==> flow/design.v <==
typedef enum logic [1:0] {
	S_IDLE,
	S_ENABLE_UART_RX,
	S_WAIT_UART_RX,
	S_M1_enable
} top_state_type;
typedef enum logic [4:0] {
	S_M1_IDLE,
	LEAD_IN_0,
	LEAD_IN_1,
	LEAD_IN_2,
	LEAD_IN_3,
	LEAD_IN_4,
	LEAD_IN_5,
	COMM_CASE_1_0,
	COMM_CASE_1_1,
	COMM_CASE_1_2,
	COMM_CASE_1_3,
	COMM_CASE_1_4,
	COMM_CASE_1_5,
	COMM_CASE_2_0,
	COMM_CASE_2_1,
	COMM_CASE_2_2,
	COMM_CASE_2_3,
	COMM_CASE_2_4,
	COMM_CASE_2_5,
	LEAD_OUT_0,
	LEAD_OUT_1,
	LEAD_OUT_2,
	LEAD_OUT_3,
	LEAD_OUT_4,
	LEAD_OUT_5
} M1_state_type;
typedef enum logic [1:0] {
	S_RXC_IDLE,
	S_RXC_SYNC,
	S_RXC_ASSEMBLE_DATA,
	S_RXC_STOP_BIT
} RX_Controller_state_type;
typedef enum logic [2:0] {
	S_US_IDLE,
	S_US_STRIP_FILE_HEADER_1,
	S_US_STRIP_FILE_HEADER_2,
	S_US_START_FIRST_BYTE_RECEIVE,
	S_US_WRITE_FIRST_BYTE,
	S_US_START_SECOND_BYTE_RECEIVE,
	S_US_WRITE_SECOND_BYTE
} UART_SRAM_state_type;
typedef enum logic [3:0] {
	S_VS_WAIT_NEW_PIXEL_ROW,
	S_VS_NEW_PIXEL_ROW_DELAY_1,
	S_VS_NEW_PIXEL_ROW_DELAY_2,
	S_VS_NEW_PIXEL_ROW_DELAY_3,
	S_VS_NEW_PIXEL_ROW_DELAY_4,
	S_VS_NEW_PIXEL_ROW_DELAY_5,
	S_VS_FETCH_PIXEL_DATA_0,
	S_VS_FETCH_PIXEL_DATA_1,
	S_VS_FETCH_PIXEL_DATA_2,
	S_VS_FETCH_PIXEL_DATA_3
} VGA_SRAM_state_type;
`timescale 1ns/100ps
`default_nettype none
module milestone1 (
		input logic clock,                    
		input logic Resetn,
		input logic Enable,
		output	logic [17:0] SRAM_address,
		output 	logic [15:0] SRAM_write_data,
		output	logic SRAM_we_n,
		input		logic [15:0] SRAM_read_data,
		output   logic M1_end
);
logic SRAM_ready;
M1_state_type state;
logic [17:0] U_address; 
logic [17:0] V_address;
logic [17:0] Y_address;
logic [17:0] RGB_address;
logic [63:0] U_values;  
logic [63:0] V_values; 
logic [31:0] Y_values;  
logic [63:0] temp_U;  
logic [63:0] temp_V;  
logic [31:0] temp_prime;  
logic [7:0] Uprime_values;  
logic [7:0] Vprime_values;  
logic [31:0] RGB_values;  
logic [7:0] redo, rede, greeno, greene, blueo, bluee;  
logic [31:0] red_calc, green_calc, blue_calc;  
logic [31:0] Uprime_odd;  
logic [31:0] Vprime_odd;  
logic FC_check;  
logic [7:0] some_counter;  
logic [7:0] pic_end;  
logic [31:0] mult_op1, mult_op2, mult_op3, mult_op4, mult_op5, mult_op6, Mult_result1, Mult_result2, Mult_result3;  
logic [63:0] Mult_result1_long, Mult_result2_long, Mult_result3_long;  
always_ff @(posedge clock or negedge Resetn) begin
	if (~Resetn) begin
		state <= S_M1_IDLE;
		SRAM_address <= 18'h00000;
		SRAM_write_data <= 16'h0000;
		SRAM_we_n <= 1'b1;
		U_address <= 18'd38400; 
		V_address <= 18'd57600;
		Y_address <= 18'h00000;
		RGB_address <= 18'd146944;
		U_values <= 64'b000000;
		V_values <= 64'b000000;
		Y_values <= 32'b00000;
		Uprime_values <= 16'b0000;
		Vprime_values <= 16'b0000;
		Uprime_odd <= 32'b00000;
		Vprime_odd <= 32'b00000;
		RGB_values <= 48'b000000;
		M1_end <= 1'b0;
		some_counter <= 8'b000;
		pic_end <= 8'b000;
		temp_U <= 64'b000000;
		temp_V <= 64'b000000;
		FC_check <= 1'b0;
		end 
		else begin
			case(state)
			S_M1_IDLE: begin
				if (Enable == 1 && pic_end != 240) begin
					U_values <= 64'b000000;
					V_values <= 64'b000000;
					Y_values <= 32'b00000;
					SRAM_we_n <= 1'b1;
					Uprime_values <= 16'b0000;
					Vprime_values <= 16'b0000;
					Uprime_odd <= 32'b00000;
					Vprime_odd <= 32'b00000;
					RGB_values <= 48'b000000;
					some_counter <= 8'h000;
					temp_U <= 64'b000000;
					temp_V <= 64'b000000;
					SRAM_we_n <= 1;
					SRAM_address <= U_address;  
					U_address <= U_address + 1'h1;  
					FC_check <= 1'b0;
					state <= LEAD_IN_0;		
				end
				else  if (pic_end >= 240) begin
					SRAM_we_n <= 1;
					M1_end <= 1'b1;	
				end
			end	
			LEAD_IN_0: begin  
				SRAM_address <= V_address;
				V_address <= V_address + 1'h1;			
				state <= LEAD_IN_1;
			end
			LEAD_IN_1: begin  
				SRAM_address <= Y_address;
				Y_address <= Y_address + 1'h1;		
				state <= LEAD_IN_2;
			end
			LEAD_IN_2: begin  
				SRAM_address <= U_address;
				U_address <= U_address + 1'h1;		
				U_values[63:48] <= SRAM_read_data;  
				state <= LEAD_IN_3;
			end
			LEAD_IN_3: begin  
				SRAM_address <= V_address;
				V_address <= V_address + 1'h1;
				V_values[63:48] <= SRAM_read_data;  
				state <= LEAD_IN_4;
			end
			LEAD_IN_4: begin
				Y_values[31:16] <= SRAM_read_data;  
				state <= LEAD_IN_5;
			end
			LEAD_IN_5:begin  
				U_values[47:32] <= SRAM_read_data;
				state <= COMM_CASE_1_0;			
			end
			COMM_CASE_1_0: begin
				if (FC_check == 0) begin 
					Uprime_values[7:0] <= U_values[63:56];
					Vprime_values[7:0] <= V_values[63:56];
					V_values[47:32] <= SRAM_read_data;
				end else begin
					Uprime_values[7:0] <= U_values[47:40];
					Vprime_values[7:0] <= V_values[47:40];
				end
				Uprime_odd[31:0] <= {{8{temp_prime[31]}},temp_prime[31:8]}; 
				SRAM_we_n <= 1;
				if (some_counter >= 'd156)
					SRAM_address <= U_address;
				else begin
					SRAM_address <= U_address;
					U_address <= U_address + 1'h1;
				end
				state <= COMM_CASE_1_1;
			end
			COMM_CASE_1_1: begin
				Vprime_odd[31:0] <= {{8{temp_prime[31]}},temp_prime[31:8]};
				if (FC_check == 1) begin
					temp_U[63:8] <= U_values[55:0];
					temp_V[63:8] <= V_values[55:0];
				end						
				if (some_counter >= 'd156)
					SRAM_address <= V_address;
				else begin
					SRAM_address <= V_address;
					V_address <= V_address + 1'h1;
				end
				state <= COMM_CASE_1_2;
			end
			COMM_CASE_1_2: begin
				if (FC_check == 1) begin
					U_values[63:0] <= temp_U[63:0];
					V_values[63:0] <= temp_V[63:0];
				end
				RGB_values[31:24] <= rede;  
				RGB_values[23:16] <= bluee;  
				if (some_counter >= 159)
					SRAM_address <= Y_address;
				else begin
					SRAM_address <= Y_address;	
					Y_address <= Y_address + 1'h1;
				end
				state <= COMM_CASE_1_3;				
			end
			COMM_CASE_1_3: begin				
				if (FC_check == 0)
					U_values[31:16] <= SRAM_read_data;
				else
					U_values[23:8] <= SRAM_read_data;
				SRAM_address <= RGB_address;
				RGB_address <= RGB_address + 1'h1;	
				SRAM_we_n <= 0;
				SRAM_write_data <= {{RGB_values[31:24]}, {greene[7:0]}};  
				state <= COMM_CASE_1_4;
			end
			COMM_CASE_1_4: begin
				if (FC_check == 0)
					V_values[31:16] <= SRAM_read_data;
				else
					V_values[23:8] <= SRAM_read_data;
				RGB_values[15:8] <= redo;  
				RGB_values[7:0] <= blueo;  
				SRAM_address <= RGB_address;
				RGB_address <= RGB_address + 1'h1;
				SRAM_write_data <= {{RGB_values[23:16]}, {redo[7:0]}};
				some_counter <= some_counter + 1;
				state <= COMM_CASE_1_5;	
			end
			COMM_CASE_1_5: begin
				Y_values[15:0] <= SRAM_read_data;
				SRAM_write_data <= {{greeno[7:0]}, {RGB_values[7:0]}};
				SRAM_address <= RGB_address;
				RGB_address <= RGB_address + 1'h1;
				if(some_counter == 159)  
					state <= LEAD_OUT_0;	
				else
					state <= COMM_CASE_2_0;
			end
			COMM_CASE_2_0: begin
				if (FC_check == 0) begin
					Uprime_values[7:0] <= U_values[55:48];
					Vprime_values[7:0] <= V_values[55:48];
				end else begin
					Uprime_values[7:0] <= U_values[47:40];
					Vprime_values[7:0] <= V_values[47:40];
				end
				Uprime_odd[31:0] <= {{8{temp_prime[31]}},temp_prime[31:8]};
				SRAM_we_n <= 1;
				SRAM_address <= Y_address;
				Y_address <= Y_address + 1'h1;
				state <= COMM_CASE_2_1;
			end
			COMM_CASE_2_1: begin
				Vprime_odd[31:0] <= {{8{temp_prime[31]}},temp_prime[31:8]}; 
				state <= COMM_CASE_2_2;
			end
			COMM_CASE_2_2: begin
				if (FC_check == 1) begin
					temp_U[63:8] <= U_values[55:0];
					temp_V[63:8] <= V_values[55:0];
				end	
				RGB_values[31:24] <= rede;  
				RGB_values[23:16] <= bluee;  
				state <= COMM_CASE_2_3;
			end
			COMM_CASE_2_3: begin
				if (FC_check == 1) begin
					U_values[63:0] <= temp_U[63:0];
					V_values[63:0] <= temp_V[63:0];
				end	
				Y_values[31:16] <= SRAM_read_data;
				SRAM_address <= RGB_address;
				SRAM_we_n <= 0;
				SRAM_write_data <= {{RGB_values[31:24]}, {greene[7:0]}};  
				RGB_address <= RGB_address + 1'h1;	
				state <= COMM_CASE_2_4;
			end
			COMM_CASE_2_4: begin
				RGB_values[15:8] <= redo;  
				RGB_values[7:0] <= blueo;  
				some_counter <= some_counter + 1;
				SRAM_address <= RGB_address;
				RGB_address <= RGB_address + 1'h1;	
				SRAM_write_data <= {{RGB_values[23:16]}, {redo[7:0]}};
				FC_check <= 1;
				state <= COMM_CASE_2_5;
			end
			COMM_CASE_2_5: begin
				SRAM_address <= RGB_address;
				RGB_address <= RGB_address + 1'h1;	
				SRAM_write_data <= {{greeno[7:0]}, {RGB_values[7:0]}};
				if(some_counter == 159) begin
					state <= LEAD_OUT_0;	
				end
				else
					state <= COMM_CASE_1_0;
			end
			LEAD_OUT_0: begin
				SRAM_we_n <= 1;
				Uprime_values[7:0] <= U_values[47:40];
				Vprime_values[7:0] <= V_values[47:40];		
				Uprime_odd[31:0] <= {{8{temp_prime[31]}},temp_prime[31:8]};
				state <= LEAD_OUT_1;
			end
			LEAD_OUT_1: begin
				Vprime_odd[31:0] <= {{8{temp_prime[31]}},temp_prime[31:8]};
				state <= LEAD_OUT_2;
			end
			LEAD_OUT_2: begin
				RGB_values[31:24] <= rede;  
				RGB_values[23:16] <= bluee;  
				state <= LEAD_OUT_3;
			end
			LEAD_OUT_3: begin
				SRAM_address <= RGB_address;
				SRAM_write_data <= {{RGB_values[31:24]}, {greene[7:0]}};  
				SRAM_we_n <= 0;
				RGB_address <= RGB_address + 1;
				state <= LEAD_OUT_4;
			end
			LEAD_OUT_4: begin
				RGB_values[15:8] <= redo;  
				RGB_values[7:0] <= blueo;  
				FC_check <= 0;
				SRAM_address <= RGB_address;
				SRAM_write_data <= {{RGB_values[23:16]}, {redo[7:0]}};	
				RGB_address <= RGB_address + 1;
				state <= LEAD_OUT_5;
			end
			LEAD_OUT_5: begin
				SRAM_address <= RGB_address;
				SRAM_write_data <= {{greeno[7:0]}, {RGB_values[7:0]}};
				RGB_address <= RGB_address + 1'h1;
				pic_end <= pic_end + 1;
				state <= S_M1_IDLE;
			end
			default: state <= S_M1_IDLE;
			endcase			
end
end
always_comb begin
	mult_op1 = 0;
	mult_op2 = 0;
	mult_op3 = 0;
	mult_op4 = 0;
	mult_op5 = 0;
	mult_op6 = 0;
	case(state)
	COMM_CASE_1_0: begin
	if (FC_check == 0) begin
		mult_op1 = 32'd21;
		mult_op2 = U_values[63:56] + U_values[39:32];
		mult_op3 = -32'd52; 
		mult_op4 = U_values[63:56] + U_values[47:40];
		mult_op5 = 32'd159;
		mult_op6 = U_values[63:56] + U_values[55:48];
	end
	else if (some_counter == 158) begin
		mult_op1 = 32'd21;
		mult_op2 = U_values[63:56] + U_values[39:32];
		mult_op3 = -32'd52; 
		mult_op4 = U_values[55:48] + U_values[39:32];
		mult_op5 = 32'd159;
		mult_op6 = U_values[47:40] + U_values[39:32];
	end
	else begin
		mult_op1 = 32'd21;
		mult_op2 = U_values[63:56] + U_values[23:16];
		mult_op3 = -32'd52; 
		mult_op4 = U_values[55:48] + U_values[31:24];
		mult_op5 = 32'd159;
		mult_op6 = U_values[47:40] + U_values[39:32];
	end
	end
	COMM_CASE_1_1: begin
	if (FC_check == 0) begin
		mult_op1 = 32'd21;
		mult_op2 = V_values[63:56] + V_values[39:32];
		mult_op3 = -32'd52; 
		mult_op4 = V_values[63:56] + V_values[47:40];
		mult_op5 = 32'd159;
		mult_op6 = V_values[63:56] + V_values[55:48];
	end 
	else if (some_counter == 158) begin
		mult_op1 = 32'd21;
		mult_op2 = V_values[63:56] + V_values[39:32];
		mult_op3 = -32'd52; 
		mult_op4 = V_values[55:48] + V_values[39:32];
		mult_op5 = 32'd159;
		mult_op6 = V_values[47:40] + V_values[39:32];
	end
	else begin	
		mult_op1 = 32'd21;
		mult_op2 = V_values[63:56] + V_values[23:16];
		mult_op3 = -32'd52; 
		mult_op4 = V_values[55:48] + V_values[31:24];
		mult_op5 = 32'd159;
		mult_op6 = V_values[47:40] + V_values[39:32];
	end
	end
	COMM_CASE_1_2: begin
		mult_op1 = Y_values[31:24] + (-32'd16);
		mult_op2 = 32'd76284;
		mult_op3 = Vprime_values[7:0] + (-32'd128);
		mult_op4 = 32'd104595;
		mult_op5 = Uprime_values[7:0] + (-32'd128);
		mult_op6 = 32'd132251;
	end
	COMM_CASE_1_3: begin
		mult_op1 = Y_values[31:24] + (-32'd16);
		mult_op2 = 32'd76284;
		mult_op3 = Vprime_values[7:0] + (-32'd128);
		mult_op4 = -32'd53281;
		mult_op5 = Uprime_values[7:0] + (-32'd128);
		mult_op6 = -32'd25624;
	end
	COMM_CASE_1_4: begin
		mult_op1 = Y_values[23:16] + (-32'd16);
		mult_op2 = 32'd76284;
		mult_op3 = Vprime_odd[31:0] + (-32'd128);
		mult_op4 = 32'd104595;
		mult_op5 = Uprime_odd[31:0] + (-32'd128);
		mult_op6 = 32'd132251;
	end
	COMM_CASE_1_5: begin
		mult_op1 = Y_values[23:16] + (-32'd16);
		mult_op2 = 32'd76284;
		mult_op3 = Vprime_odd[31:0] + (-32'd128);
		mult_op4 = -32'd53281;
		mult_op5 = Uprime_odd[31:0] + (-32'd128);
		mult_op6 = -32'd25624;
	end
	COMM_CASE_2_0: begin
	if (FC_check == 0) begin
		mult_op1 = 32'd21;
		mult_op2 = U_values[63:56] + U_values[31:24];
		mult_op3 = -32'd52; 
		mult_op4 = U_values[63:56] + U_values[39:32];
		mult_op5 = 32'd159;
		mult_op6 = U_values[55:48] + U_values[47:40];
	end 
	else if (some_counter == 157) begin
		mult_op1 = 32'd21;
		mult_op2 = U_values[63:56] + U_values[31:24];
		mult_op3 = -32'd52; 
		mult_op4 = U_values[55:48] + U_values[31:24];
		mult_op5 = 32'd159;
		mult_op6 = U_values[47:40] + U_values[39:32];
	end else begin	
		mult_op1 = 32'd21;
		mult_op2 = U_values[63:56] + U_values[23:16];
		mult_op3 = -32'd52; 
		mult_op4 = U_values[55:48] + U_values[31:24];
		mult_op5 = 32'd159;
		mult_op6 = U_values[47:40] + U_values[39:32];
	end
	end
	COMM_CASE_2_1: begin
	if (FC_check == 0) begin
		mult_op1 = 32'd21;
		mult_op2 = V_values[63:56] + V_values[31:24];
		mult_op3 = -32'd52; 
		mult_op4 = V_values[63:56] + V_values[39:32];
		mult_op5 = 32'd159;
		mult_op6 = V_values[55:48] + V_values[47:40];
	end else if (some_counter == 157) begin
		mult_op1 = 32'd21;
		mult_op2 = V_values[63:56] + V_values[31:24];
		mult_op3 = -32'd52; 
		mult_op4 = V_values[55:48] + V_values[31:24];
		mult_op5 = 32'd159;
		mult_op6 = V_values[47:40] + V_values[39:32];
	end else begin	
		mult_op1 = 32'd21;
		mult_op2 = V_values[63:56] + V_values[23:16];
		mult_op3 = -32'd52; 
		mult_op4 = V_values[55:48] + V_values[31:24];
		mult_op5 = 32'd159;
		mult_op6 = V_values[47:40] + V_values[39:32];
	end
	end
	COMM_CASE_2_2: begin
		mult_op1 = Y_values[15:8] + (-32'd16);
		mult_op2 = 32'd76284;
		mult_op3 = Vprime_values[7:0] + (-32'd128);
		mult_op4 = 32'd104595;
		mult_op5 = Uprime_values[7:0] + (-32'd128);
		mult_op6 = 32'd132251;
	end
	COMM_CASE_2_3: begin
		mult_op1 = Y_values[15:8] + (-32'd16);
		mult_op2 = 32'd76284;
		mult_op3 = Vprime_values[7:0] + (-32'd128);
		mult_op4 = -32'd53281;
		mult_op5 = Uprime_values[7:0] + (-32'd128);
		mult_op6 = -32'd25624;
	end
	COMM_CASE_2_4: begin
		mult_op1 = Y_values[7:0] + (-32'd16);
		mult_op2 = 32'd76284;
		mult_op3 = Vprime_odd[31:0] + (-32'd128);
		mult_op4 = 32'd104595;
		mult_op5 = Uprime_odd[31:0] + (-32'd128);
		mult_op6 = 32'd132251;
	end
	COMM_CASE_2_5: begin
		mult_op1 = Y_values[7:0] + (-32'd16);
		mult_op2 = 32'd76284;
		mult_op3 = Vprime_odd[31:0] + (-32'd128);
		mult_op4 = -32'd53281;
		mult_op5 = Uprime_odd[31:0] + (-32'd128);
		mult_op6 = -32'd25624;
	end
	LEAD_OUT_0: begin
		mult_op1 = 32'd21;
		mult_op2 = U_values[63:56] + U_values[47:40];
		mult_op3 = -32'd52; 
		mult_op4 = U_values[55:48] + U_values[47:40];
		mult_op5 = 32'd159;
		mult_op6 = U_values[47:40] + U_values[47:40];
	end
	LEAD_OUT_1: begin
		mult_op1 = 32'd21;
		mult_op2 = V_values[63:56] + V_values[47:40];
		mult_op3 = -32'd52; 
		mult_op4 = V_values[55:48] + V_values[47:40];
		mult_op5 = 32'd159;
		mult_op6 = V_values[47:40] + V_values[47:40];
	end
	LEAD_OUT_2: begin
		mult_op1 = Y_values[15:8] + (-32'd16);
		mult_op2 = 32'd76284;
		mult_op3 = Vprime_values[7:0] + (-32'd128);
		mult_op4 = 32'd104595;
		mult_op5 = Uprime_values[7:0] + (-32'd128);
		mult_op6 = 32'd132251;
	end
	LEAD_OUT_3: begin
		mult_op1 = Y_values[15:8] + (-32'd16);
		mult_op2 = 32'd76284;
		mult_op3 = Vprime_values[7:0] + (-32'd128);
		mult_op4 = -32'd53281;
		mult_op5 = Uprime_values[7:0] + (-32'd128);
		mult_op6 = -32'd25624;
	end
	LEAD_OUT_4: begin
		mult_op1 = Y_values[7:0] + (-32'd16);
		mult_op2 = 32'd76284;
		mult_op3 = Vprime_odd[31:0] + (-32'd128);
		mult_op4 = 32'd104595;
		mult_op5 = Uprime_odd[31:0] + (-32'd128);
		mult_op6 = 32'd132251;
	end
	LEAD_OUT_5: begin
		mult_op1 = Y_values[7:0] + (-32'd16);
		mult_op2 = 32'd76284;
		mult_op3 = Vprime_odd[31:0] + (-32'd128);
		mult_op4 = -32'd53281;
		mult_op5 = Uprime_odd[31:0] + (-32'd128);
		mult_op6 = -32'd25624;
	end
	endcase
end
assign Mult_result1_long = mult_op1* mult_op2;
assign Mult_result2_long = mult_op3* mult_op4;
assign Mult_result3_long = mult_op5* mult_op6;
assign Mult_result1 = Mult_result1_long[31:0];
assign Mult_result2 = Mult_result2_long[31:0];
assign Mult_result3 = Mult_result3_long[31:0];
assign temp_prime[31:0] = Mult_result1 + Mult_result2 + Mult_result3 + 32'd128;
always_comb begin
	red_calc = Mult_result1 + Mult_result2;
	green_calc = Mult_result1 + Mult_result2 + Mult_result3;
	blue_calc = Mult_result1 + Mult_result3;
	if(red_calc[31] == 1) begin
		redo = 8'd0;
		rede = 8'd0;
	end else 
	if(red_calc[30:24] > 0) begin
			redo = 8'd255;
			rede = 8'd255;
	end else begin
		redo = red_calc[23:16];
		rede = red_calc[23:16];
	end
	if(green_calc[31] == 1) begin
		greeno = 8'd0;
		greene = 8'd0;
	end else 
	if(green_calc[30:24] > 0) begin
			greeno = 8'd255;
			greene = 8'd255;
	end else begin
		greeno = green_calc[23:16];
		greene = green_calc[23:16];
	end
	if(blue_calc[31] == 1) begin
		blueo = 8'd0;
		bluee = 8'd0;
	end else 
	if(blue_calc[30:24] > 0) begin
			blueo = 8'd255;
			bluee = 8'd255;
	end else begin
		blueo = blue_calc[23:16];
		bluee = blue_calc[23:16];
	end
end
endmodule
Appendix: tool output

Reports on milestone1 --
Each step is given for the RTL above and for the edited RTL. Lines under "unedited" count in the file above, lines under "edited" in the edited file. "change" is "edited" less "unedited", of the values as shown; "relative change" is that difference over "unedited", in percent. Operators: Yosys type, input widths -> output width; for muxes data width and select width s. Not given: --
Set-up: design top milestone1, clock port clock, cell library sky130hd, library corner tt_025C_1v80

Diff --
The edit as a unified diff against the file above. The edited RTL no longer does the same as the RTL above: the edit was made by script, with no optimisation intended.
begin of diff
@@ -95,30 +95,6 @@
 logic [31:0] mult_op1, mult_op2, mult_op3, mult_op4, mult_op5, mult_op6, Mult_result1, Mult_result2, Mult_result3;  
 logic [63:0] Mult_result1_long, Mult_result2_long, Mult_result3_long;  
-always_ff @(posedge clock or negedge Resetn) begin
-	if (~Resetn) begin
-		state <= S_M1_IDLE;
-		SRAM_address <= 18'h00000;
-		SRAM_write_data <= 16'h0000;
-		SRAM_we_n <= 1'b1;
-		U_address <= 18'd38400; 
-		V_address <= 18'd57600;
-		Y_address <= 18'h00000;
-		RGB_address <= 18'd146944;
-		U_values <= 64'b000000;
-		V_values <= 64'b000000;
-		Y_values <= 32'b00000;
-		Uprime_values <= 16'b0000;
-		Vprime_values <= 16'b0000;
-		Uprime_odd <= 32'b00000;
-		Vprime_odd <= 32'b00000;
-		RGB_values <= 48'b000000;
-		M1_end <= 1'b0;
-		some_counter <= 8'b000;
-		pic_end <= 8'b000;
-		temp_U <= 64'b000000;
-		temp_V <= 64'b000000;
-		FC_check <= 1'b0;
-		end 
-		else begin
+always_ff @(posedge clock) begin
+	begin
 			case(state)
 			S_M1_IDLE: begin
end of diff

Elaborated design --
Yosys after proc, flatten, opt, wreduce and memory -nomap, before mapping. Memory bits, and registers merged into a memory's read port (data or address), are not among the register bits. Print and check cells are not counted.
Bit counts:
- register bits after elaboration | unedited 498, edited 497, change -1, relative change -0.20%
- bits of input ports | unedited 19, edited 19, change 0, relative change 0.00%
- output and inout port bits | unedited 36, edited 36, change 0, relative change 0.00%
- word-level cells | unedited 301, edited 298, change -3, relative change -1.00%
Cells by class:
- add/subtract/negate cells | unedited 39, edited 39, change 0, relative change 0.00%
- multipliers | unedited 3, edited 3, change 0, relative change 0.00%
- order comparisons | unedited 6, edited 6, change 0, relative change 0.00%
- eq/ne operators | unedited 40, edited 40, change 0, relative change 0.00%
- multiplexer cells | unedited 98, edited 98, change 0, relative change 0.00%
- bitwise operators | unedited 1, edited 0, change -1, relative change -100.00%
- reduce/logical cells | unedited 81, edited 80, change -1, relative change -1.23%
Operators with widths:
- $reduce_and 3->1 | unedited 9, edited 8, change -1, relative change -11.11%
- $not 1->1 | unedited 1, edited 0, change -1, relative change -100.00%
- $mux 8 | unedited 21, edited 21, change 0, relative change 0.00%
- $add 8x8->9 | unedited 20, edited 20, change 0, relative change 0.00%
- $mux 9 | unedited 18, edited 18, change 0, relative change 0.00%
- $reduce_and 2->1 | unedited 13, edited 13, change 0, relative change 0.00%
- $reduce_bool 2->1 | unedited 10, edited 10, change 0, relative change 0.00%
- $reduce_or 2->1 | unedited 10, edited 10, change 0, relative change 0.00%
- $eq 5x5->1 const B | unedited 9, edited 9, change 0, relative change 0.00%
- $ne 2x2->1 const B | unedited 9, edited 9, change 0, relative change 0.00%
- $eq 5x4->1 const B | unedited 8, edited 8, change 0, relative change 0.00%
- $reduce_or 3->1 | unedited 8, edited 8, change 0, relative change 0.00%
- $reduce_bool 4->1 | unedited 7, edited 7, change 0, relative change 0.00%
- $add 8x32->32 const B | unedited 6, edited 6, change 0, relative change 0.00%
- $mux 16 | unedited 6, edited 6, change 0, relative change 0.00%
- $pmux 8 s3 | unedited 6, edited 6, change 0, relative change 0.00%
- $reduce_bool 3->1 | unedited 6, edited 6, change 0, relative change 0.00%
- $add 18x1->18 const B | unedited 5, edited 5, change 0, relative change 0.00%
- $mux 18 | unedited 5, edited 5, change 0, relative change 0.00%
- $pmux 16 s3 | unedited 5, edited 5, change 0, relative change 0.00%
- $pmux 8 s2 | unedited 5, edited 5, change 0, relative change 0.00%
- $reduce_and 4->1 | unedited 5, edited 5, change 0, relative change 0.00%
- $reduce_or 6->1 | unedited 5, edited 5, change 0, relative change 0.00%
- $eq 5x3->1 const B | unedited 4, edited 4, change 0, relative change 0.00%
- $add 32x32->32 | unedited 3, edited 3, change 0, relative change 0.00%
- $eq 8x8->1 const B | unedited 3, edited 3, change 0, relative change 0.00%
- $ge 8x8->1 const B | unedited 3, edited 3, change 0, relative change 0.00%
- $gt 7x1->1 const B | unedited 3, edited 3, change 0, relative change 0.00%
The list need not be complete.

Longest topological paths --
Longest topological path by Yosys (ltp), each cell counted once; first at word level (registers and memories cut), then after technology mapping (sequential cells cut; the memories' decode and read muxes count).
Depth:
- depth after elaboration | unedited 11, edited 11, change 0, relative change 0.00%
- ABC_AREA | unedited 0, edited 0
- gate-level depth with buffers | unedited 69, edited 75, change +6, relative change +8.70%

Synthesis result --
Yosys stat after the flow's synthesis: flattened, memories mapped to cells. It holds for the ABC_AREA given above (unset counts as 0); a run with the other value may have another netlist.
Mapped netlist:
- cell count | unedited 7261, edited 6638, change -623, relative change -8.58%
- cell area after synthesis (µm²) | unedited 65836.9, edited 64892.2, change -944.7, relative change -1.43%
- sequential part of the area (µm²) | unedited 11981.5, edited 13723.2, change +1741.7, relative change +14.54%
- flip-flops | unedited 478, edited 457, change -21, relative change -4.39%
- buffers | unedited 301, edited 227, change -74, relative change -24.58%
Cells by type:
- sky130_fd_sc_hd__dfrtp_1 | unedited 462, edited 0, change -462, relative change -100.00%
- sky130_fd_sc_hd__edfxtp_1 | unedited 0, edited 457, change +457
- sky130_fd_sc_hd__nand2_1 | unedited 856, edited 501, change -355, relative change -41.47%
- sky130_fd_sc_hd__o21ai_0 | unedited 323, edited 161, change -162, relative change -50.15%
- sky130_fd_sc_hd__and2_1 | unedited 39, edited 172, change +133, relative change +341.03%
- sky130_fd_sc_hd__a22oi_1 | unedited 127, edited 34, change -93, relative change -73.23%
- sky130_fd_sc_hd__nor2_1 | unedited 492, edited 417, change -75, relative change -15.24%
- sky130_fd_sc_hd__a21oi_1 | unedited 333, edited 268, change -65, relative change -19.52%
- sky130_fd_sc_hd__clkbuf_1 | unedited 240, edited 178, change -62, relative change -25.83%
- sky130_fd_sc_hd__inv_1 | unedited 1239, edited 1290, change +51, relative change +4.12%
- sky130_fd_sc_hd__and3_1 | unedited 33, edited 72, change +39, relative change +118.18%
- sky130_fd_sc_hd__nand3_1 | unedited 79, edited 116, change +37, relative change +46.84%
- sky130_fd_sc_hd__a31oi_1 | unedited 56, edited 25, change -31, relative change -55.36%
- sky130_fd_sc_hd__mux2_2 | unedited 31, edited 2, change -29, relative change -93.55%
- sky130_fd_sc_hd__nand4_1 | unedited 48, edited 24, change -24, relative change -50.00%
- sky130_fd_sc_hd__a21o_1 | unedited 86, edited 109, change +23, relative change +26.74%
- sky130_fd_sc_hd__nor3_1 | unedited 53, edited 75, change +22, relative change +41.51%
- sky130_fd_sc_hd__o2111a_1 | unedited 0, edited 22, change +22
The list need not be complete.

Timing after synthesis --
Path of least setup slack by OpenSTA after synthesis, without wires, with an ideal clock, recovery checks aside; 20% of the period is set as input and as output delay. Where synthesis merged equal registers, the netlist keeps one of their names.
Timing post-synthesis:
- kind | unedited flip-flop to flip-flop, edited flip-flop to flip-flop
- from | unedited reg state, edited reg state[0]
- to | unedited reg SRAM_write_data[13], edited reg SRAM_write_data[4]
- clock period (ns) | unedited 20.0, edited 20.0, change 0.0, relative change 0.00%
- setup time (ns) | unedited 0.129, edited 0.275, change +0.146
- time at the first pin (ns) | unedited 0.000, edited 0.000, change 0.000
- data arrival time (ns) | unedited 15.467, edited 16.309, change +0.842, relative change +5.44%
- required time (ns) | unedited 19.871, edited 19.725, change -0.146, relative change -0.73%
- slack (ns) | unedited 4.404, edited 3.416, change -0.988
- path delay (ns) | unedited 15.596, edited 16.584, change +0.988, relative change +6.33%
- stages | unedited 64, edited 71, change +7, relative change +10.94%
- synthesis period reached (ns) | unedited 15.596, edited 16.584, change +0.988, relative change +6.33%
"path delay" is the arrival time less input delay plus setup time. "stages": output pins that drive a net of the path, with the launching flip-flop's if there is one; two outputs of one cell count as two. "synthesis period reached" is the clock period less the worst setup slack; recovery checks do not enter. This is arithmetic on one report: input and output delays are still those of the set period (20% each). Where an end lacks its bit number, it is one bit of the signal, or one of the new flip-flops if synthesis recoded a state register. The rows between start and end are the longest chain of elaborated cells between them; the timing report does not say that the signal goes this way. Where chains are equally long, one stands for them. A line is the first line of the expression or statement that the cell stems from. Yosys adds cells for indexed reads and writes and turns some case tables into memories. At most two assigning lines are given for a register; there are more.
On the way, post-synthesis, unedited: cell sequence sky130_fd_sc_hd__dfrtp_1 > sky130_fd_sc_hd__nor4_4 > sky130_fd_sc_hd__nand2_2 > sky130_fd_sc_hd__buf_2 > sky130_fd_sc_hd__buf_1 > sky130_fd_sc_hd__clkbuf_1 > sky130_fd_sc_hd__o21ai_0 > sky130_fd_sc_hd__o31ai_1 > sky130_fd_sc_hd__and3_1 > sky130_fd_sc_hd__ha_1 > sky130_fd_sc_hd__nand2b_1 > sky130_fd_sc_hd__clkbuf_1 > sky130_fd_sc_hd__inv_1 > sky130_fd_sc_hd__fa_1 > sky130_fd_sc_hd__inv_1 > sky130_fd_sc_hd__fa_1 > sky130_fd_sc_hd__inv_1 > sky130_fd_sc_hd__ha_1 > (+28 left out) > sky130_fd_sc_hd__a21oi_1 > sky130_fd_sc_hd__o21ai_1 > sky130_fd_sc_hd__o31ai_1 > sky130_fd_sc_hd__xnor2_1 > sky130_fd_sc_hd__ha_1 > sky130_fd_sc_hd__clkbuf_1 > sky130_fd_sc_hd__a21o_1 > sky130_fd_sc_hd__a21o_1 > sky130_fd_sc_hd__a21oi_1 > sky130_fd_sc_hd__a21boi_2 > sky130_fd_sc_hd__a21oi_1 > sky130_fd_sc_hd__xnor2_2 > sky130_fd_sc_hd__or4b_1 > sky130_fd_sc_hd__or4b_1 > sky130_fd_sc_hd__clkbuf_1 > sky130_fd_sc_hd__buf_2 > sky130_fd_sc_hd__o211ai_1 > sky130_fd_sc_hd__a31oi_1, cells in the longest elaborated chain 10, elaborated cells on any way between the ends 47
Ends and longest elaborated chain, post-synthesis, unedited:
- from (decl) | RTL line 74 | M1_state_type state;
- from (assign) | RTL line 99 | state <= S_M1_IDLE;
- from (assign) | RTL line 142 | state <= LEAD_IN_0;
- $eq 5x5->1 | RTL line 370 | case(state)
- $reduce_or 4->1
- $pmux 32 s5 | RTL line 370
- $mul 32x32->32 | RTL line 586 | assign Mult_result1_long = mult_op1* mult_op2;
- $add 32x32->32 (2 in a row) | RTL line 595 | green_calc = Mult_result1 + Mult_result2 + Mult_result3;
- $gt 7x1->1 | RTL line 612 | if(green_calc[30:24] > 0) begin
- $mux 8 | RTL line 612
- $mux 8 | RTL line 608 | if(green_calc[31] == 1) begin
- $pmux 16 s3 | RTL line 123 | case(state)
- to (assign) | RTL line 235 | SRAM_write_data <= {{RGB_values[31:24]}, {greene[7:0]}};
- to (assign) | RTL line 247 | SRAM_write_data <= {{RGB_values[23:16]}, {redo[7:0]}};
- to (decl) | RTL line 68 | output logic [15:0] SRAM_write_data,
edited: The path ends at the data pin of a flip-flop with enable; ways to the enable are not counted.
On the way, post-synthesis, edited: cell sequence sky130_fd_sc_hd__edfxtp_1 > sky130_fd_sc_hd__buf_6 > sky130_fd_sc_hd__buf_4 > sky130_fd_sc_hd__buf_6 > sky130_fd_sc_hd__nor4b_1 > sky130_fd_sc_hd__nor3_1 > sky130_fd_sc_hd__a21oi_2 > sky130_fd_sc_hd__buf_2 > sky130_fd_sc_hd__buf_1 > sky130_fd_sc_hd__nor2_1 > sky130_fd_sc_hd__a21boi_1 > sky130_fd_sc_hd__and3_1 > sky130_fd_sc_hd__clkbuf_1 > sky130_fd_sc_hd__ha_1 > sky130_fd_sc_hd__and2_1 > sky130_fd_sc_hd__clkbuf_1 > sky130_fd_sc_hd__inv_1 > sky130_fd_sc_hd__fa_1 > (+35 left out) > sky130_fd_sc_hd__nor2_1 > sky130_fd_sc_hd__a21oi_1 > sky130_fd_sc_hd__xnor2_1 > sky130_fd_sc_hd__ha_1 > sky130_fd_sc_hd__and4_1 > sky130_fd_sc_hd__nand2_1 > sky130_fd_sc_hd__nor2_1 > sky130_fd_sc_hd__o21ai_0 > sky130_fd_sc_hd__o21ai_1 > sky130_fd_sc_hd__o21a_1 > sky130_fd_sc_hd__o31a_1 > sky130_fd_sc_hd__o21a_1 > sky130_fd_sc_hd__nor3_1 > sky130_fd_sc_hd__nor2_1 > sky130_fd_sc_hd__or4_1 > sky130_fd_sc_hd__clkbuf_2 > sky130_fd_sc_hd__nor2b_1 > sky130_fd_sc_hd__o221ai_2, cells in the longest elaborated chain 10, elaborated cells on any way between the ends 49
Ends and longest elaborated chain, post-synthesis, edited:
- from (decl) | RTL line 74 | M1_state_type state;
- from (assign) | RTL line 118 | state <= LEAD_IN_0;
- from (assign) | RTL line 128 | state <= LEAD_IN_1;
- $eq 5x5->1 | RTL line 346 | case(state)
- $reduce_or 4->1
- $pmux 32 s5 | RTL line 346
- $mul 32x32->32 | RTL line 562 | assign Mult_result1_long = mult_op1* mult_op2;
- $add 32x32->32 (2 in a row) | RTL line 571 | green_calc = Mult_result1 + Mult_result2 + Mult_result3;
- $gt 7x1->1 | RTL line 588 | if(green_calc[30:24] > 0) begin
- $mux 8 | RTL line 588
- $mux 8 | RTL line 584 | if(green_calc[31] == 1) begin
- $pmux 16 s3 | RTL line 99 | case(state)
- to (assign) | RTL line 211 | SRAM_write_data <= {{RGB_values[31:24]}, {greene[7:0]}};
- to (assign) | RTL line 223 | SRAM_write_data <= {{RGB_values[23:16]}, {redo[7:0]}};
- to (decl) | RTL line 68 | output logic [15:0] SRAM_write_data,

Worst path after layout --
From the final timing report of the runs of set A: the path of least setup slack in the routed layout; clock arrival at registers is part of the times.
Timing post-layout:
- kind | unedited flip-flop to flip-flop, edited flip-flop to flip-flop
- from | unedited reg state, edited reg U_values[40]
- to | unedited reg SRAM_write_data[0], edited reg SRAM_write_data[0]
- clock period (ns) | unedited 18.3, edited 18.3, change 0.0, relative change 0.00%
- setup time (ns) | unedited 0.12, edited 0.28, change +0.16
- time at the first pin (ns) | unedited 0.64, edited 0.72, change +0.08, relative change +12.50%
- data arrival time (ns) | unedited 18.00, edited 17.81, change -0.19, relative change -1.06%
- required time (ns) | unedited 18.82, edited 18.63, change -0.19, relative change -1.01%
- slack (ns) | unedited 0.82, edited 0.82, change 0.00
- stages | unedited 55, edited 68, change +13, relative change +23.64%
Where an end lacks its bit number, it is one bit of the signal, or one of the new flip-flops if synthesis recoded a state register. The rows between start and end are the longest chain of elaborated cells between them; the timing report does not say that the signal goes this way. Where chains are equally long, one stands for them. At most two assigning lines are given for a register; there are more.
On the way, post-layout, unedited: cell sequence sky130_fd_sc_hd__dfrtp_1 > sky130_fd_sc_hd__or4_1 > sky130_fd_sc_hd__a222oi_1 > sky130_fd_sc_hd__o21ai_0 > sky130_fd_sc_hd__o31ai_1 > sky130_fd_sc_hd__and3_1 > sky130_fd_sc_hd__ha_1 > sky130_fd_sc_hd__and2_1 > sky130_fd_sc_hd__inv_1 > sky130_fd_sc_hd__fa_1 > sky130_fd_sc_hd__fa_1 > sky130_fd_sc_hd__inv_1 > sky130_fd_sc_hd__ha_1 > sky130_fd_sc_hd__fa_1 > sky130_fd_sc_hd__fa_1 > sky130_fd_sc_hd__inv_1 > sky130_fd_sc_hd__fa_1 > sky130_fd_sc_hd__inv_1 > (+19 left out) > sky130_fd_sc_hd__fa_1 > sky130_fd_sc_hd__inv_1 > sky130_fd_sc_hd__ha_1 > sky130_fd_sc_hd__a211oi_1 > sky130_fd_sc_hd__o21ai_0 > sky130_fd_sc_hd__o21ai_0 > sky130_fd_sc_hd__xnor2_1 > sky130_fd_sc_hd__ha_1 > sky130_fd_sc_hd__and2_1 > sky130_fd_sc_hd__nand2_1 > sky130_fd_sc_hd__o31ai_2 > sky130_fd_sc_hd__a21boi_2 > sky130_fd_sc_hd__a21oi_1 > sky130_fd_sc_hd__xnor2_2 > sky130_fd_sc_hd__or4b_1 > sky130_fd_sc_hd__or4b_1 > sky130_fd_sc_hd__o211ai_1 > sky130_fd_sc_hd__a31oi_1
Ends and longest elaborated chain, post-layout, unedited:
- from (decl) | RTL line 74 | M1_state_type state;
- from (assign) | RTL line 99 | state <= S_M1_IDLE;
- from (assign) | RTL line 142 | state <= LEAD_IN_0;
- to (assign) | RTL line 235 | SRAM_write_data <= {{RGB_values[31:24]}, {greene[7:0]}};
- to (assign) | RTL line 247 | SRAM_write_data <= {{RGB_values[23:16]}, {redo[7:0]}};
- to (decl) | RTL line 68 | output logic [15:0] SRAM_write_data,
unedited: No chain of elaborated cells between the ends is given.
On the way, post-layout, edited: cell sequence sky130_fd_sc_hd__edfxtp_1 > sky130_fd_sc_hd__ha_1 > sky130_fd_sc_hd__fa_1 > sky130_fd_sc_hd__a21oi_1 > sky130_fd_sc_hd__o21bai_1 > sky130_fd_sc_hd__xor2_1 > sky130_fd_sc_hd__a221oi_1 > sky130_fd_sc_hd__o221ai_1 > sky130_fd_sc_hd__nor2_1 > sky130_fd_sc_hd__or2_2 > sky130_fd_sc_hd__fa_1 > sky130_fd_sc_hd__fa_1 > sky130_fd_sc_hd__inv_1 > sky130_fd_sc_hd__ha_1 > sky130_fd_sc_hd__fa_1 > sky130_fd_sc_hd__inv_1 > sky130_fd_sc_hd__fa_1 > sky130_fd_sc_hd__fa_1 > (+32 left out) > sky130_fd_sc_hd__nor2b_1 > sky130_fd_sc_hd__nor3_1 > sky130_fd_sc_hd__o21bai_1 > sky130_fd_sc_hd__a21oi_1 > sky130_fd_sc_hd__xnor2_1 > sky130_fd_sc_hd__ha_1 > sky130_fd_sc_hd__nand2_1 > sky130_fd_sc_hd__nor2_1 > sky130_fd_sc_hd__o21ai_0 > sky130_fd_sc_hd__o21ai_2 > sky130_fd_sc_hd__o21a_1 > sky130_fd_sc_hd__o31a_1 > sky130_fd_sc_hd__o21a_1 > sky130_fd_sc_hd__nor3_1 > sky130_fd_sc_hd__nor2_1 > sky130_fd_sc_hd__or4_4 > sky130_fd_sc_hd__nor2_1 > sky130_fd_sc_hd__o221ai_2, cells in the longest elaborated chain 10, elaborated cells on any way between the ends 22
Ends and longest elaborated chain, post-layout, edited:
- from (decl) | RTL line 79 | logic [63:0] U_values;
- from (assign) | RTL line 152 | U_values[47:32] <= SRAM_read_data;
- from (assign) | RTL line 190 | U_values[63:0] <= temp_U[63:0];
- $add 8x8->9 | RTL line 352 | mult_op4 = U_values[63:56] + U_values[47:40];
- $mux 9 | RTL line 348 | if (FC_check == 0) begin
- $pmux 32 s8 | RTL line 346 | case(state)
- $mul 32x32->32 | RTL line 563 | assign Mult_result2_long = mult_op3* mult_op4;
- $add 32x32->32 (2 in a row) | RTL line 571 | green_calc = Mult_result1 + Mult_result2 + Mult_result3;
- $gt 7x1->1 | RTL line 588 | if(green_calc[30:24] > 0) begin
- $mux 8 | RTL line 588
- $mux 8 | RTL line 584 | if(green_calc[31] == 1) begin
- $pmux 16 s3 | RTL line 99 | case(state)
- to (assign) | RTL line 211 | SRAM_write_data <= {{RGB_values[31:24]}, {greene[7:0]}};
- to (assign) | RTL line 223 | SRAM_write_data <= {{RGB_values[23:16]}, {redo[7:0]}};
- to (decl) | RTL line 68 | output logic [15:0] SRAM_write_data,

Flow runs --
Runs of the flow (Yosys, OpenROAD) on both versions; the two runs of a pair have the same settings. The constraints put input and output delay at 20% of the set period each and load the outputs with 0.01 pF.
Settings, set A: CORE_UTILIZATION 40, period_ns 18.3, CAP_MARGIN 20, CORE_MARGIN 2, SLEW_MARGIN 20
Measured results, set A:
- cell area after synthesis (µm²) | unedited 65836.9, edited 64892.2, change -944.7, relative change -1.43%
- overall die area (µm²) | unedited 167854.0, edited 165470.0, change -2384.0, relative change -1.42%
- standard-cell area after layout (µm²) | unedited 70868.0, edited 70313.7, change -554.3, relative change -0.78%
- worst setup slack after layout (ns) | unedited 0.817, edited 0.824, change +0.007
- summed negative setup slack (ns) | unedited 0.000, edited 0.000, change 0.000
- worst hold slack (ns) | unedited 0.372, edited 0.470, change +0.098
- reached clock period (ns) | unedited 17.483, edited 17.476, change -0.007, relative change -0.04%
Settings, set B: CELL_PAD_IN_SITES_GLOBAL_PLACEMENT 2, CORE_ASPECT_RATIO 1.51, CORE_UTILIZATION 49, MIN_ROUTING_LAYER met1, PLACE_DENSITY 0.76, SLEW_MARGIN 20, period_ns 10.9, CAP_MARGIN 20, CORE_MARGIN 2
Measured results, set B:
- cell area after synthesis (µm²) | unedited 65836.9, edited 64892.2, change -944.7, relative change -1.43%
- overall die area (µm²) | unedited 137370.0, edited 135423.0, change -1947.0, relative change -1.42%
- standard-cell area after layout (µm²) | unedited 84252.1, edited 82781.9, change -1470.2, relative change -1.75%
- worst setup slack after layout (ns) | unedited -4.495, edited -4.938, change -0.443
- summed negative setup slack (ns) | unedited -246.392, edited -303.109, change -56.717
- worst hold slack (ns) | unedited 0.376, edited 0.525, change +0.149
- reached clock period (ns) | unedited 15.395, edited 15.838, change +0.443, relative change +2.88%
"reached clock period" is the run's clock period less its worst setup slack. It is reckoned from that one timing run; input and output delays stay at 20% of the period that was set.
